==> flow/design.v <==
module OneBitAdder (
  input A,
  input B,
  input cin,
  output sum,
  output cout
);
  assign sum = (A ^ B) ^ cin;
  assign cout = ((A ^ B) & cin) | (A & B);
endmodule
module Adder_2_bits (
  input [1:0] bit_1, bit_2,
  input c_in,
  output [1:0] s,
  output c_out
);
  wire c0;  
  OneBitAdder birler (.A(bit_1[0]), .B(bit_2[0]), .cin(c_in), .sum(s[0]), .cout(c0));
  OneBitAdder onlar (.A(bit_1[1]), .B(bit_2[1]), .cin(c0), .sum(s[1]), .cout(c_out));
endmodule
module Adder_4_bits (
  input [3:0] bit_1, bit_2,
  input c_in,
  output [3:0] s,
  output c_out
);
  wire  c0;  
  Adder_2_bits a_2_0 (.bit_1(bit_1[1:0]), .bit_2(bit_2[1:0]), .c_in(c_in), .s(s[1:0]), .c_out(c0));
  Adder_2_bits a_2_1 (.bit_1(bit_1[3:2]), .bit_2(bit_2[3:2]), .c_in(c0), .s(s[3:2]), .c_out(c_out));
endmodule
module Adder_8_bits (
  input [7:0] bit_1, bit_2,
  input c_in,
  output [7:0] s,
  output c_out
);
  wire  c0;  
  Adder_4_bits a_4_0 (.bit_1(bit_1[3:0]), .bit_2(bit_2[3:0]), .c_in(c_in), .s(s[3:0]), .c_out(c0));
  Adder_4_bits a_4_1 (.bit_1(bit_1[7:4]), .bit_2(bit_2[7:4]), .c_in(c0), .s(s[7:4]), .c_out(c_out));
endmodule
  module Adder_10_bits(
  input [9:0] bit_1,bit_2, 
  input c_in,
  output [9:0] s,
  output c_out
);
 wire  c0;  
   Adder_8_bits a_8 (.bit_1(bit_1[7:0]), .bit_2(bit_2[7:0]), .c_in(c_in), .s(s[7:0]), .c_out(c0));
   Adder_2_bits a_2 (.bit_1(bit_1[9:8]), .bit_2(bit_2[9:8]), .c_in(c0), .s(s[9:8]), .c_out(c_out));
endmodule
module Adder_16_bits (
  input [15:0] bit_1, bit_2,
  input c_in,
  output [15:0] s,
  output c_out
);
  wire  c0;  
  Adder_8_bits a_8_0 (.bit_1(bit_1[7:0]), .bit_2(bit_2[7:0]), .c_in(c_in), .s(s[7:0]), .c_out(c0));
  Adder_8_bits a_8_1 (.bit_1(bit_1[15:8]), .bit_2(bit_2[15:8]), .c_in(c0), .s(s[15:8]), .c_out(c_out));
endmodule
module Adder_18_bits (
  input [17:0] bit_1, bit_2,
  input c_in,
  output [17:0] s,
  output c_out
);
  wire  c0;  
  Adder_16_bits a_16 (.bit_1(bit_1[15:0]), .bit_2(bit_2[15:0]), .c_in(c_in), .s(s[15:0]), .c_out(c0));
  Adder_2_bits a_2 (.bit_1(bit_1[17:16]), .bit_2(bit_2[17:16]), .c_in(c0), .s(s[17:16]), .c_out(c_out));
endmodule
module ExtendValue (
  input [0:5] inp,
  output reg [0:17] out
);
  always @* begin
    out[12:17] = inp[0:5];
    if (inp[0] == 1'b0)
      out[0:11] = 12'b0;
    else
      out[0:11] = 12'hfff;
  end
endmodule
module Mux_Alu (
  input  [1:0] whichalu,
  input  [17:0] input_0, input_1, input_2, input_3,
  output reg [17:0] out
);
    always @ (input_0 or input_1 or input_2 or input_3 or whichalu)
    begin
	out=input_0;
	if(whichalu== 2'b01)
	   out=input_1;
	if(whichalu== 2'b10)
	   out=input_2;
	if(whichalu== 2'b11)
	   out=input_3;
    end
endmodule
module Mux_18bit (
  input wire select,
  input wire [17:0] input_1,  
  input wire [17:0] input_2,  
  output reg [17:0] out  
);
    always @ (select or input_1 or input_2)
    begin
        if (select == 1'b0)
            out = input_1;
        else
            out = input_2;
    end
endmodule
module aluselect (
    input wire [17:0] R1,
    input wire [17:0] R2,
    input wire [1:0] alu_op_type,
    output wire [17:0] result,
    output wire cout
);
    wire [17:0] add_result, and_result, nand_result, nor_result;
    Adder_18_bits adder (.bit_1(R1), .bit_2(R2), .c_in(1'b0), .s(add_result), .c_out(cout));
    assign and_result = R1 & R2;
    assign nand_result = ~(R1 & R2);
    assign nor_result = ~(R1 | R2);
    Mux_Alu m1 (
        .whichalu(alu_op_type),
        .input_0(add_result),
        .input_1(and_result),
        .input_2(nand_result),
        .input_3(nor_result),
        .out(result)
    );
endmodule
module Regfile (
  input [0:4] select_register, reg_1, reg_2,
  input [0:17] data,
  input clck, reset_enable, write_enable, clear,
  output reg [0:17] read_reg_1_value,
  output reg [0:17] read_reg_2_value
);
  reg [0:17] registers [0:15];  
  integer i;
  always @(posedge clck or posedge reset_enable) begin
    if (reset_enable) begin
      for (i = 0; i < 16; i = i + 1) begin
        registers[i] <= 18'b0;
      end
    end
    else if (clear) begin
      for (i = 0; i < 16; i = i + 1) begin
        registers[i] <= 18'b0;
      end
    end
    else if (write_enable) begin
      registers[select_register[1:4]] <= data;
    end
  end
  always @(posedge clck) begin
    read_reg_1_value <= registers[reg_1[1:4]];
    read_reg_2_value <= registers[reg_2[1:4]];
  end
endmodule
module ProgramCounter (
  input wire clk,
  input wire rst,
  input wire is_jump,
  input wire pc_enable,
  input wire next,
  input wire [9:0] address_input,
  output reg [9:0] current_address
);
  always @(posedge clk or posedge rst) begin
    if (rst) begin
      current_address <= 10'b0;
    end else begin
      if (is_jump) begin
        current_address <= current_address+address_input;
      end else if (pc_enable && next) begin
        current_address <= current_address + 1;
      end
    end
  end
endmodule
module cpu18 (
  input  wire        clk,
  input  wire        rst,
  output wire [9:0]  imem_addr,
  input  wire [17:0] imem_rdata,
  output wire [9:0]  dmem_addr,
  output wire [17:0] dmem_wdata,
  output wire        dmem_we,
  input  wire [17:0] dmem_rdata,
  output wire        halt
);
  localparam S_FETCH  = 2'd0;
  localparam S_DECODE = 2'd1;
  localparam S_EXEC   = 2'd2;
  localparam S_HALT   = 2'd3;
  reg  [1:0]  state;
  reg  [17:0] ir;
  reg         zf, cf;
  wire [9:0]  pc;
  wire [3:0] opcode = ir[17:14];
  wire [3:0] f_dst  = ir[13:10];
  wire [3:0] f_src1 = ir[9:6];
  wire [3:0] f_src2 = ir[3:0];
  wire [5:0] f_imm  = ir[5:0];
  wire [9:0] f_addr = ir[9:0];
  wire is_alu = (opcode[3:2] == 2'b00);           
  wire is_imm = (opcode[3:1] == 3'b010);          
  wire is_ld  = (opcode == 4'b0110);
  wire is_st  = (opcode == 4'b0111);
  wire is_cmp = (opcode == 4'b1000);
  wire is_jmp = (opcode >= 4'b1001) && (opcode <= 4'b1110);
  wire is_rst = (opcode == 4'b1111);
  reg taken;
  always @* begin
    case (opcode)
      4'b1001: taken = 1'b1;           
      4'b1010: taken = zf;             
      4'b1011: taken = ~zf & ~cf;      
      4'b1100: taken = cf;             
      4'b1101: taken = ~cf;            
      4'b1110: taken = cf | zf;        
      default: taken = 1'b0;
    endcase
  end
  wire exec = (state == S_EXEC);
  wire [17:0] rv1, rv2, wb_data;
  wire [3:0]  rsel1 = is_st ? f_dst : f_src1;
  Regfile regs (
    .select_register({1'b0, f_dst}),
    .reg_1({1'b0, rsel1}),
    .reg_2({1'b0, f_src2}),
    .data(wb_data),
    .clck(clk),
    .reset_enable(rst),
    .write_enable(exec & (is_alu | is_imm | is_ld)),
    .clear(exec & is_rst),
    .read_reg_1_value(rv1),
    .read_reg_2_value(rv2)
  );
  wire [17:0] imm_ext, alu_b, alu_y;
  wire        alu_cout;
  ExtendValue ext (.inp(f_imm), .out(imm_ext));
  Mux_18bit   opb (.select(is_imm), .input_1(rv2), .input_2(imm_ext), .out(alu_b));
  aluselect   alu (.R1(rv1), .R2(alu_b), .alu_op_type(opcode[1:0]), .result(alu_y), .cout(alu_cout));
  Mux_18bit   wbm (.select(is_ld), .input_1(alu_y), .input_2(dmem_rdata), .out(wb_data));
  wire do_jump = exec & is_jmp & taken;
  ProgramCounter pcr (
    .clk(clk),
    .rst(rst),
    .is_jump(do_jump),
    .pc_enable(exec),
    .next(1'b1),
    .address_input(f_addr),
    .current_address(pc)
  );
  always @(posedge clk or posedge rst) begin
    if (rst) begin
      state <= S_FETCH;
      ir    <= 18'b0;
      zf    <= 1'b0;
      cf    <= 1'b0;
    end else begin
      case (state)
        S_FETCH: begin
          ir    <= imem_rdata;
          state <= S_DECODE;
        end
        S_DECODE: state <= S_EXEC;
        S_EXEC: begin
          if (is_cmp) begin
            zf <= (rv1 == rv2);
            cf <= (rv1 < rv2);
          end else if (is_rst) begin
            zf <= 1'b0;
            cf <= 1'b0;
          end
          if (do_jump && f_addr == 10'd0)
            state <= S_HALT;
          else
            state <= S_FETCH;
        end
        default: state <= S_HALT;
      endcase
    end
  end
  assign imem_addr  = pc;
  assign dmem_addr  = f_addr;
  assign dmem_wdata = rv1;
  assign dmem_we    = exec & is_st;
  assign halt       = (state == S_HALT);
endmodule
Lab notebook: cpu18

Reports on cpu18:

Module cpu18 before and after one edit of its RTL, step after step.
"original" refers to lines of the RTL above, "edited" to lines of the edited file.
"change" is "edited" less "original", of the values as shown; "rel. change" is that difference over "original", in percent.
Library cell names are shortened.
The mark - stands for no value.

* top module: cpu18
* clock input: clk
* cell library: sky130hd
* library corner: tt_025C_1v80

The edit:

Unified diff, file above to edited file.
The edited RTL no longer does the same as the RTL above: the edit was made by script, with no optimisation intended.

```diff
@@ -56,5 +56,8 @@
 );
   wire  c0;  
-  Adder_8_bits a_8_0 (.bit_1(bit_1[7:0]), .bit_2(bit_2[7:0]), .c_in(c_in), .s(s[7:0]), .c_out(c0));
+  wire c0_p, c0_n;
+  Adder_8_bits a_8_0 (.bit_1(bit_1[7:0]), .bit_2(bit_2[7:0]), .c_in(c_in), .s(s[7:0]), .c_out(c0_p));
+  Adder_8_bits a_8_0_2 (.bit_1(bit_1[7:0]), .bit_2(bit_2[7:0]), .c_in(~c_in), .c_out(c0_n));
+  assign c0 = c0_p ^ c0_n;
   Adder_8_bits a_8_1 (.bit_1(bit_1[15:8]), .bit_2(bit_2[15:8]), .c_in(c0), .s(s[15:8]), .c_out(c_out));
 endmodule
```

After elaboration:

Yosys after proc, flatten, opt, wreduce and memory -nomap, before mapping. Print and check cells are not counted. Equal cells are merged and count once.

Bit counts
* bits in registers: original 356, edited 356, change 0, rel. change 0.00%
* bits of input ports: original 38, edited 38, change 0, rel. change 0.00%
* output and inout bits: original 40, edited 40, change 0, rel. change 0.00%
* elaborated cells: original 299, edited 315, change +16, rel. change +5.35%

Operators by class
* $add $sub $neg: original 2, edited 2, change 0, rel. change 0.00%
* order comparisons: original 3, edited 3, change 0, rel. change 0.00%
* equality and inequality tests: original 63, edited 63, change 0, rel. change 0.00%
* mux-type cells: original 65, edited 65, change 0, rel. change 0.00%
* bitwise logic cells: original 99, edited 115, change +16, rel. change +16.16%
* reduce/logical cells: original 44, edited 44, change 0, rel. change 0.00%

Operators by type and width
* 1-bit OR: original 19, edited 27, change +8, rel. change +42.11%
* 1-bit bitwise AND: original 39, edited 46, change +7, rel. change +17.95%
* 1-bit bitwise XOR: original 35, edited 36, change +1, rel. change +2.86%

Unchanged operator kinds not shown: 32.

Longest topological paths:

Yosys ltp: most cells in a row. Word level: on the elaborated netlist, between registers, memories and ports. Mapped: between sequential cells and ports; inverters and the memories' decode and read muxes count.

Logic depth
* word-level depth: original 43, edited 45, change +2, rel. change +4.65%
* ABC_AREA: original 0, edited 0
* depth in mapped cells: original 31, edited 30, change -1, rel. change -3.23%

Mapped cells and area:

Yosys stat after the flow's synthesis: flattened, memories mapped to cells. It holds for the ABC_AREA given above (unset counts as 0); a run with the other value may have another netlist.

Synthesis totals
* mapped cells: original 1942, edited 2079, change +137, rel. change +7.05%
* mapped area (µm²): original 21350.5, edited 21245.4, change -105.1, rel. change -0.49%
* sequential part of the area (µm²): original 8779.7, edited 8779.7, change 0.0, rel. change 0.00%
* mapped flip-flops: original 358, edited 358, change 0, rel. change 0.00%
* buffers: original 176, edited 168, change -8, rel. change -4.55%

Cell types
* nand2_1: original 74, edited 220, change +146, rel. change +197.30%
* o21ai_0: original 46, edited 153, change +107, rel. change +232.61%
* mux2_2: original 319, edited 235, change -84, rel. change -26.33%
* clkbuf_1: original 37, edited 75, change +38, rel. change +102.70%
* a21oi_1: original 75, edited 46, change -29, rel. change -38.67%
* o211ai_1: original 10, edited 37, change +27, rel. change +270.00%
* nor2_1: original 108, edited 82, change -26, rel. change -24.07%
* buf_2: original 54, edited 32, change -22, rel. change -40.74%
* nand3_1: original 29, edited 46, change +17, rel. change +58.62%
* a22o_1: original 43, edited 27, change -16, rel. change -37.21%
* clkbuf_2: original 17, edited 1, change -16, rel. change -94.12%
* a211oi_2: original 15, edited 0, change -15, rel. change -100.00%
* o211a_1: original 0, edited 13, change +13
* nand4_1: original 14, edited 25, change +11, rel. change +78.57%
* mux2_1: original 10, edited 0, change -10, rel. change -100.00%
* a22oi_1: original 112, edited 120, change +8, rel. change +7.14%
* a211oi_1: original 21, edited 13, change -8, rel. change -38.10%
* buf_4: original 47, edited 40, change -7, rel. change -14.89%

Unchanged cell types not shown: 14.
Not every row of either side is listed.
The figures by module come from a second, unflattened synthesis with its own total; it is not the netlist above.

Second synthesis, totals
* cell total of the unflattened synthesis: original 2444, edited 2454, change +10, rel. change +0.41%
* area (unflattened synthesis) (µm²): original 21106.5, edited 21279.2, change +172.7, rel. change +0.82%

Each row is one instance without its submodules.

By module, original
* Regfile: instances 1, cells 2040, area 16945.0 µm², sequential area 7927.6 µm²
* cpu18: instances 1, cells 152, area 1567.8 µm², sequential area 601.8 µm²
* ProgramCounter: instances 1, cells 99, area 827.0 µm², sequential area 250.2 µm²
* Mux_18bit: instances 2, cells 20, area 271.5 µm², sequential area 0.0 µm²
* Mux_Alu: instances 1, cells 22, area 476.7 µm², sequential area 0.0 µm²
* OneBitAdder: instances 18, cells 1, area 20.0 µm², sequential area 0.0 µm²
* aluselect: instances 1, cells 55, area 251.5 µm², sequential area 0.0 µm²
* ExtendValue: instances 1, cells 18, area 135.1 µm², sequential area 0.0 µm²
* Adder_16_bits: instances 1, cells 0, area 0.0 µm², sequential area 0.0 µm²
* Adder_18_bits: instances 1, cells 0, area 0.0 µm², sequential area 0.0 µm²
* Adder_2_bits: instances 9, cells 0, area 0.0 µm², sequential area 0.0 µm²
* Adder_4_bits: instances 4, cells 0, area 0.0 µm², sequential area 0.0 µm²
* Adder_8_bits: instances 2, cells 0, area 0.0 µm², sequential area 0.0 µm²

By module, edited
* Regfile: instances 1, cells 2040, area 16945.0 µm², sequential area 7927.6 µm²
* cpu18: instances 1, cells 152, area 1567.8 µm², sequential area 601.8 µm²
* ProgramCounter: instances 1, cells 99, area 827.0 µm², sequential area 250.2 µm²
* Mux_18bit: instances 2, cells 20, area 271.5 µm², sequential area 0.0 µm²
* OneBitAdder: instances 26, cells 1, area 20.0 µm², sequential area 0.0 µm²
* Mux_Alu: instances 1, cells 22, area 476.7 µm², sequential area 0.0 µm²
* aluselect: instances 1, cells 55, area 251.5 µm², sequential area 0.0 µm²
* ExtendValue: instances 1, cells 18, area 135.1 µm², sequential area 0.0 µm²
* Adder_16_bits: instances 1, cells 2, area 12.5 µm², sequential area 0.0 µm²
* Adder_18_bits: instances 1, cells 0, area 0.0 µm², sequential area 0.0 µm²
* Adder_2_bits: instances 13, cells 0, area 0.0 µm², sequential area 0.0 µm²
* Adder_4_bits: instances 6, cells 0, area 0.0 µm², sequential area 0.0 µm²
* Adder_8_bits: instances 3, cells 0, area 0.0 µm², sequential area 0.0 µm²

Path before layout:

Source: OpenSTA report_checks on the synthesized netlist (no wires, ideal clock, input and output delay 20% of the period each), path of least setup slack; recovery checks are left aside. Register names are those of the netlist, which keeps one name where synthesis merged equal registers.

Path post-synthesis
* path kind: original register to register, edited register to register
* start: original register ir[15], edited register ir[16]
* end: original register regs.registers[0][1], edited register regs.registers[10][1]
* period (ns): original 9.0, edited 9.0, change 0.0, rel. change 0.00%
* setup time (ns): original 0.064, edited 0.066, change +0.002
* launch time at the first pin (ns): original 0.000, edited 0.000, change 0.000
* arrival time (ns): original 9.811, edited 9.331, change -0.480, rel. change -4.89%
* data required time (ns): original 8.936, edited 8.934, change -0.002, rel. change -0.02%
* setup slack (ns): original -0.875, edited -0.397, change +0.478
* path delay (ns): original 9.875, edited 9.397, change -0.478, rel. change -4.84%
* stages on the path: original 31, edited 29, change -2, rel. change -6.45%
* buffers on the path: original 5, edited 2, change -3, rel. change -60.00%
* synthesis period reached (ns): original 9.875, edited 9.397, change -0.478, rel. change -4.84%

"path delay" = arrival - input delay + setup time.
"stages on the path": output pins that drive a net of the path, with the launching flip-flop's if there is one; two outputs of one cell count as two.
"synthesis period reached" is the clock period less the worst setup slack; recovery checks do not enter. This is arithmetic on one report: input and output delays are still those of the set period (20% each).
The rows between start and end are the longest chain of elaborated cells between them; the timing report does not say that the signal goes this way. Where chains are equally long, one stands for them.
Each line given opens the expression or statement behind the cell; cells for indexed reads and writes are added by Yosys, which also makes memories of some case tables.
Lines with a computed index may be missing from the assigning lines.

On the way, post-synthesis, original:
* cells stage by stage: dfrtp_1 buf_4 buf_4 buf_4 or3b_2 buf_2 mux2_2 ha_1 fa_1 fa_1 fa_1 fa_1 fa_1 fa_1 fa_1 fa_1 fa_1 fa_1 fa_1 fa_1 fa_1 fa_1 fa_1 inv_1 fa_1 nor2b_1 a211oi_1 a21oi_1 a211oi_2 clkbuf_2 mux2_2
* cells in the longest elaborated chain: 41

RTL lines, path post-synthesis, original
* from (decl): RTL line 200 `reg  [17:0] ir;`
* from (assign): RTL line 262 `ir    <= 18'b0;`
* from (assign): RTL line 268 `ir    <= imem_rdata;`
* 3-bit by 2-bit equality test with 1-bit output: RTL line 210 `wire is_imm = (opcode[3:1] == 3'b010);`
* 18-bit two-way mux: RTL line 107 `if (select == 1'b0)`
* 1-bit bitwise XOR: RTL line 9 `assign cout = ((A ^ B) & cin) | (A & B);`
* 1-bit bitwise AND: RTL line 9
* 1-bit OR: RTL line 9
* 1-bit bitwise AND: RTL line 9
* 1-bit OR: RTL line 9
* [... 27 more ...]
* 18-bit two-way mux: RTL line 91 `if(whichalu== 2'b01)`
* 18-bit two-way mux: RTL line 93 `if(whichalu== 2'b10)`
* 18-bit two-way mux: RTL line 95 `if(whichalu== 2'b11)`
* 18-bit two-way mux: RTL line 107
* 18-bit two-way mux: RTL line 155 `registers[select_register[1:4]] <= data;`
* 18-bit two-way mux: RTL line 154 `else if (write_enable) begin`
* 18-bit two-way mux: RTL line 149 `else if (clear) begin`
* to (assign): RTL line 146 `registers[i] <= 18'b0;`
* to (assign): RTL line 151 `registers[i] <= 18'b0;`
* to (decl): RTL line 141 `reg [0:17] registers [0:15];`

On the way, post-synthesis, edited:
* cells stage by stage: dfrtp_1 buf_4 or3b_1 buf_2 mux2_4 ha_1 fa_1 fa_1 fa_1 fa_1 fa_1 fa_1 fa_1 xnor2_1 fa_1 fa_1 fa_1 fa_1 fa_1 fa_1 fa_1 fa_1 inv_1 fa_1 mux2_2 o211ai_1 o21ai_0 nor2_1 mux2_2
* cells in the longest elaborated chain: 43

RTL lines, path post-synthesis, edited
* from (decl): RTL line 203 `reg  [17:0] ir;`
* from (assign): RTL line 265 `ir    <= 18'b0;`
* from (assign): RTL line 271 `ir    <= imem_rdata;`
* 3-bit by 2-bit equality test with 1-bit output: RTL line 213 `wire is_imm = (opcode[3:1] == 3'b010);`
* 18-bit two-way mux: RTL line 110 `if (select == 1'b0)`
* 1-bit bitwise XOR: RTL line 9 `assign cout = ((A ^ B) & cin) | (A & B);`
* 1-bit OR: RTL line 9
* 1-bit bitwise AND: RTL line 9
* 1-bit OR: RTL line 9
* 1-bit bitwise AND: RTL line 9
* [... 29 more ...]
* 18-bit two-way mux: RTL line 94 `if(whichalu== 2'b01)`
* 18-bit two-way mux: RTL line 96 `if(whichalu== 2'b10)`
* 18-bit two-way mux: RTL line 98 `if(whichalu== 2'b11)`
* 18-bit two-way mux: RTL line 110
* 18-bit two-way mux: RTL line 158 `registers[select_register[1:4]] <= data;`
* 18-bit two-way mux: RTL line 157 `else if (write_enable) begin`
* 18-bit two-way mux: RTL line 152 `else if (clear) begin`
* to (assign): RTL line 149 `registers[i] <= 18'b0;`
* to (assign): RTL line 154 `registers[i] <= 18'b0;`
* to (decl): RTL line 144 `reg [0:17] registers [0:15];`

Worst path after layout:

From the final timing report of the runs of pair A: the path of least setup slack in the routed layout; clock arrival at registers is part of the times.

Path after layout
* path kind: original register to register, edited register to register
* start: original register ir[15], edited register ir[15]
* end: original register regs.registers[12][0], edited register regs.registers[15][1]
* period (ns): original 9.0, edited 9.0, change 0.0, rel. change 0.00%
* setup time (ns): original 0.06, edited 0.08, change +0.02
* launch time at the first pin (ns): original 0.55, edited 0.59, change +0.04, rel. change +7.27%
* arrival time (ns): original 9.17, edited 9.39, change +0.22, rel. change +2.40%
* data required time (ns): original 9.49, edited 9.50, change +0.01, rel. change +0.11%
* setup slack (ns): original 0.33, edited 0.11, change -0.22
* stages on the path: original 27, edited 27, change 0, rel. change 0.00%
* buffers on the path: original 0, edited 0, change 0

The rows between start and end are the longest chain of elaborated cells between them; the timing report does not say that the signal goes this way. Where chains are equally long, one stands for them.
Lines with a computed index may be missing from the assigning lines.

On the way, after layout, original:
* cells stage by stage: dfrtp_2 or3b_4 mux2_2 ha_2 fa_2 fa_2 fa_2 fa_2 fa_2 fa_2 fa_2 fa_2 fa_2 fa_2 fa_2 fa_2 fa_2 fa_2 fa_1 inv_1 fa_1 xnor2_1 nor2_1 a21oi_1 o211ai_1 a21oi_2 mux2_2
* cells in the longest elaborated chain: 43

RTL lines, path after layout, original
* from (decl): RTL line 200 `reg  [17:0] ir;`
* from (assign): RTL line 262 `ir    <= 18'b0;`
* from (assign): RTL line 268 `ir    <= imem_rdata;`
* 3-bit by 2-bit equality test with 1-bit output: RTL line 210 `wire is_imm = (opcode[3:1] == 3'b010);`
* 18-bit two-way mux: RTL line 107 `if (select == 1'b0)`
* 1-bit bitwise XOR: RTL line 9 `assign cout = ((A ^ B) & cin) | (A & B);`
* 1-bit bitwise AND: RTL line 9
* 1-bit OR: RTL line 9
* 1-bit bitwise AND: RTL line 9
* 1-bit OR: RTL line 9
* [... 29 more ...]
* 18-bit two-way mux: RTL line 91 `if(whichalu== 2'b01)`
* 18-bit two-way mux: RTL line 93 `if(whichalu== 2'b10)`
* 18-bit two-way mux: RTL line 95 `if(whichalu== 2'b11)`
* 18-bit two-way mux: RTL line 107
* 18-bit two-way mux: RTL line 155 `registers[select_register[1:4]] <= data;`
* 18-bit two-way mux: RTL line 154 `else if (write_enable) begin`
* 18-bit two-way mux: RTL line 149 `else if (clear) begin`
* to (assign): RTL line 146 `registers[i] <= 18'b0;`
* to (assign): RTL line 151 `registers[i] <= 18'b0;`
* to (decl): RTL line 141 `reg [0:17] registers [0:15];`

On the way, after layout, edited:
* cells stage by stage: dfrtp_2 or3b_4 mux2_4 ha_4 fa_2 fa_2 fa_2 fa_2 fa_2 fa_2 fa_2 xnor2_2 fa_2 fa_2 fa_2 fa_2 fa_2 fa_2 fa_2 fa_2 inv_2 fa_1 mux2_2 o211ai_1 o21ai_2 or2_4 o21ai_1
* cells in the longest elaborated chain: 43

RTL lines, path after layout, edited
* from (decl): RTL line 203 `reg  [17:0] ir;`
* from (assign): RTL line 265 `ir    <= 18'b0;`
* from (assign): RTL line 271 `ir    <= imem_rdata;`
* 3-bit by 2-bit equality test with 1-bit output: RTL line 213 `wire is_imm = (opcode[3:1] == 3'b010);`
* 18-bit two-way mux: RTL line 110 `if (select == 1'b0)`
* 1-bit bitwise XOR: RTL line 9 `assign cout = ((A ^ B) & cin) | (A & B);`
* 1-bit OR: RTL line 9
* 1-bit bitwise AND: RTL line 9
* 1-bit OR: RTL line 9
* 1-bit bitwise AND: RTL line 9
* [... 29 more ...]
* 18-bit two-way mux: RTL line 94 `if(whichalu== 2'b01)`
* 18-bit two-way mux: RTL line 96 `if(whichalu== 2'b10)`
* 18-bit two-way mux: RTL line 98 `if(whichalu== 2'b11)`
* 18-bit two-way mux: RTL line 110
* 18-bit two-way mux: RTL line 158 `registers[select_register[1:4]] <= data;`
* 18-bit two-way mux: RTL line 157 `else if (write_enable) begin`
* 18-bit two-way mux: RTL line 152 `else if (clear) begin`
* to (assign): RTL line 149 `registers[i] <= 18'b0;`
* to (assign): RTL line 154 `registers[i] <= 18'b0;`
* to (decl): RTL line 144 `reg [0:17] registers [0:15];`

Measured runs:

Runs of the flow (Yosys, OpenROAD) on both versions; the two runs of a pair have the same settings. The constraints put input and output delay at 20% of the set period each and load the outputs with 0.01 pF.

Flow settings, pair A:
* period_ns: 9.0
* CAP_MARGIN: 20
* CORE_MARGIN: 2
* CORE_UTILIZATION: 40
* SLEW_MARGIN: 20

Final reports, pair A
* cell area after synthesis (µm²): original 21350.5, edited 21245.4, change -105.1, rel. change -0.49%
* area inside the die boundary (µm²): original 55239.1, edited 54973.8, change -265.3, rel. change -0.48%
* standard-cell area after layout (µm²): original 24161.9, edited 24255.8, change +93.9, rel. change +0.39%
* final design utilization (%): original 45.9, edited 46.2, change +0.3
* worst setup slack after layout (ns): original 0.326, edited 0.106, change -0.220
* setup total negative slack (ns): original 0.000, edited 0.000, change 0.000
* worst hold slack (ns): original 0.354, edited 0.349, change -0.005
* total design power (uW): original 3455, edited 3443, change -12, rel. change -0.35%
* clock period achieved (ns): original 8.674, edited 8.894, change +0.220, rel. change +2.54%

Flow settings, pair B:
* CAP_MARGIN: 15
* CELL_PAD_IN_SITES_DETAIL_PLACEMENT: 1
* CELL_PAD_IN_SITES_GLOBAL_PLACEMENT: 3
* CORE_ASPECT_RATIO: 1.74
* CORE_UTILIZATION: 50
* CTS_CLUSTER_DIAMETER: 147
* GPL_ROUTABILITY_DRIVEN: 0
* MAX_ROUTING_LAYER: met5
* MIN_ROUTING_LAYER: met1
* PLACE_DENSITY_LB_ADDON: 0.26
* TNS_END_PERCENT: 95
* period_ns: 9.05
* CORE_MARGIN: 2
* SLEW_MARGIN: 20

Final reports, pair B
* cell area after synthesis (µm²): original 21350.5
* area inside the die boundary (µm²): original 44434.0
* standard-cell area after layout (µm²): original 23983.0
* final design utilization (%): original 57.1
* worst setup slack after layout (ns): original 0.336
* setup total negative slack (ns): original 0.000
* worst hold slack (ns): original 0.378
* total design power (uW): original 3331
* clock period achieved (ns): original 8.714

pair B, edited: stopped before the end: placement reported FLW-0024.
"clock period achieved" is the run's clock period less its worst setup slack. It is reckoned from that one timing run; input and output delays stay at 20% of the period that was set.
"total design power" is the tool's figure for a default switching activity; nothing was simulated.
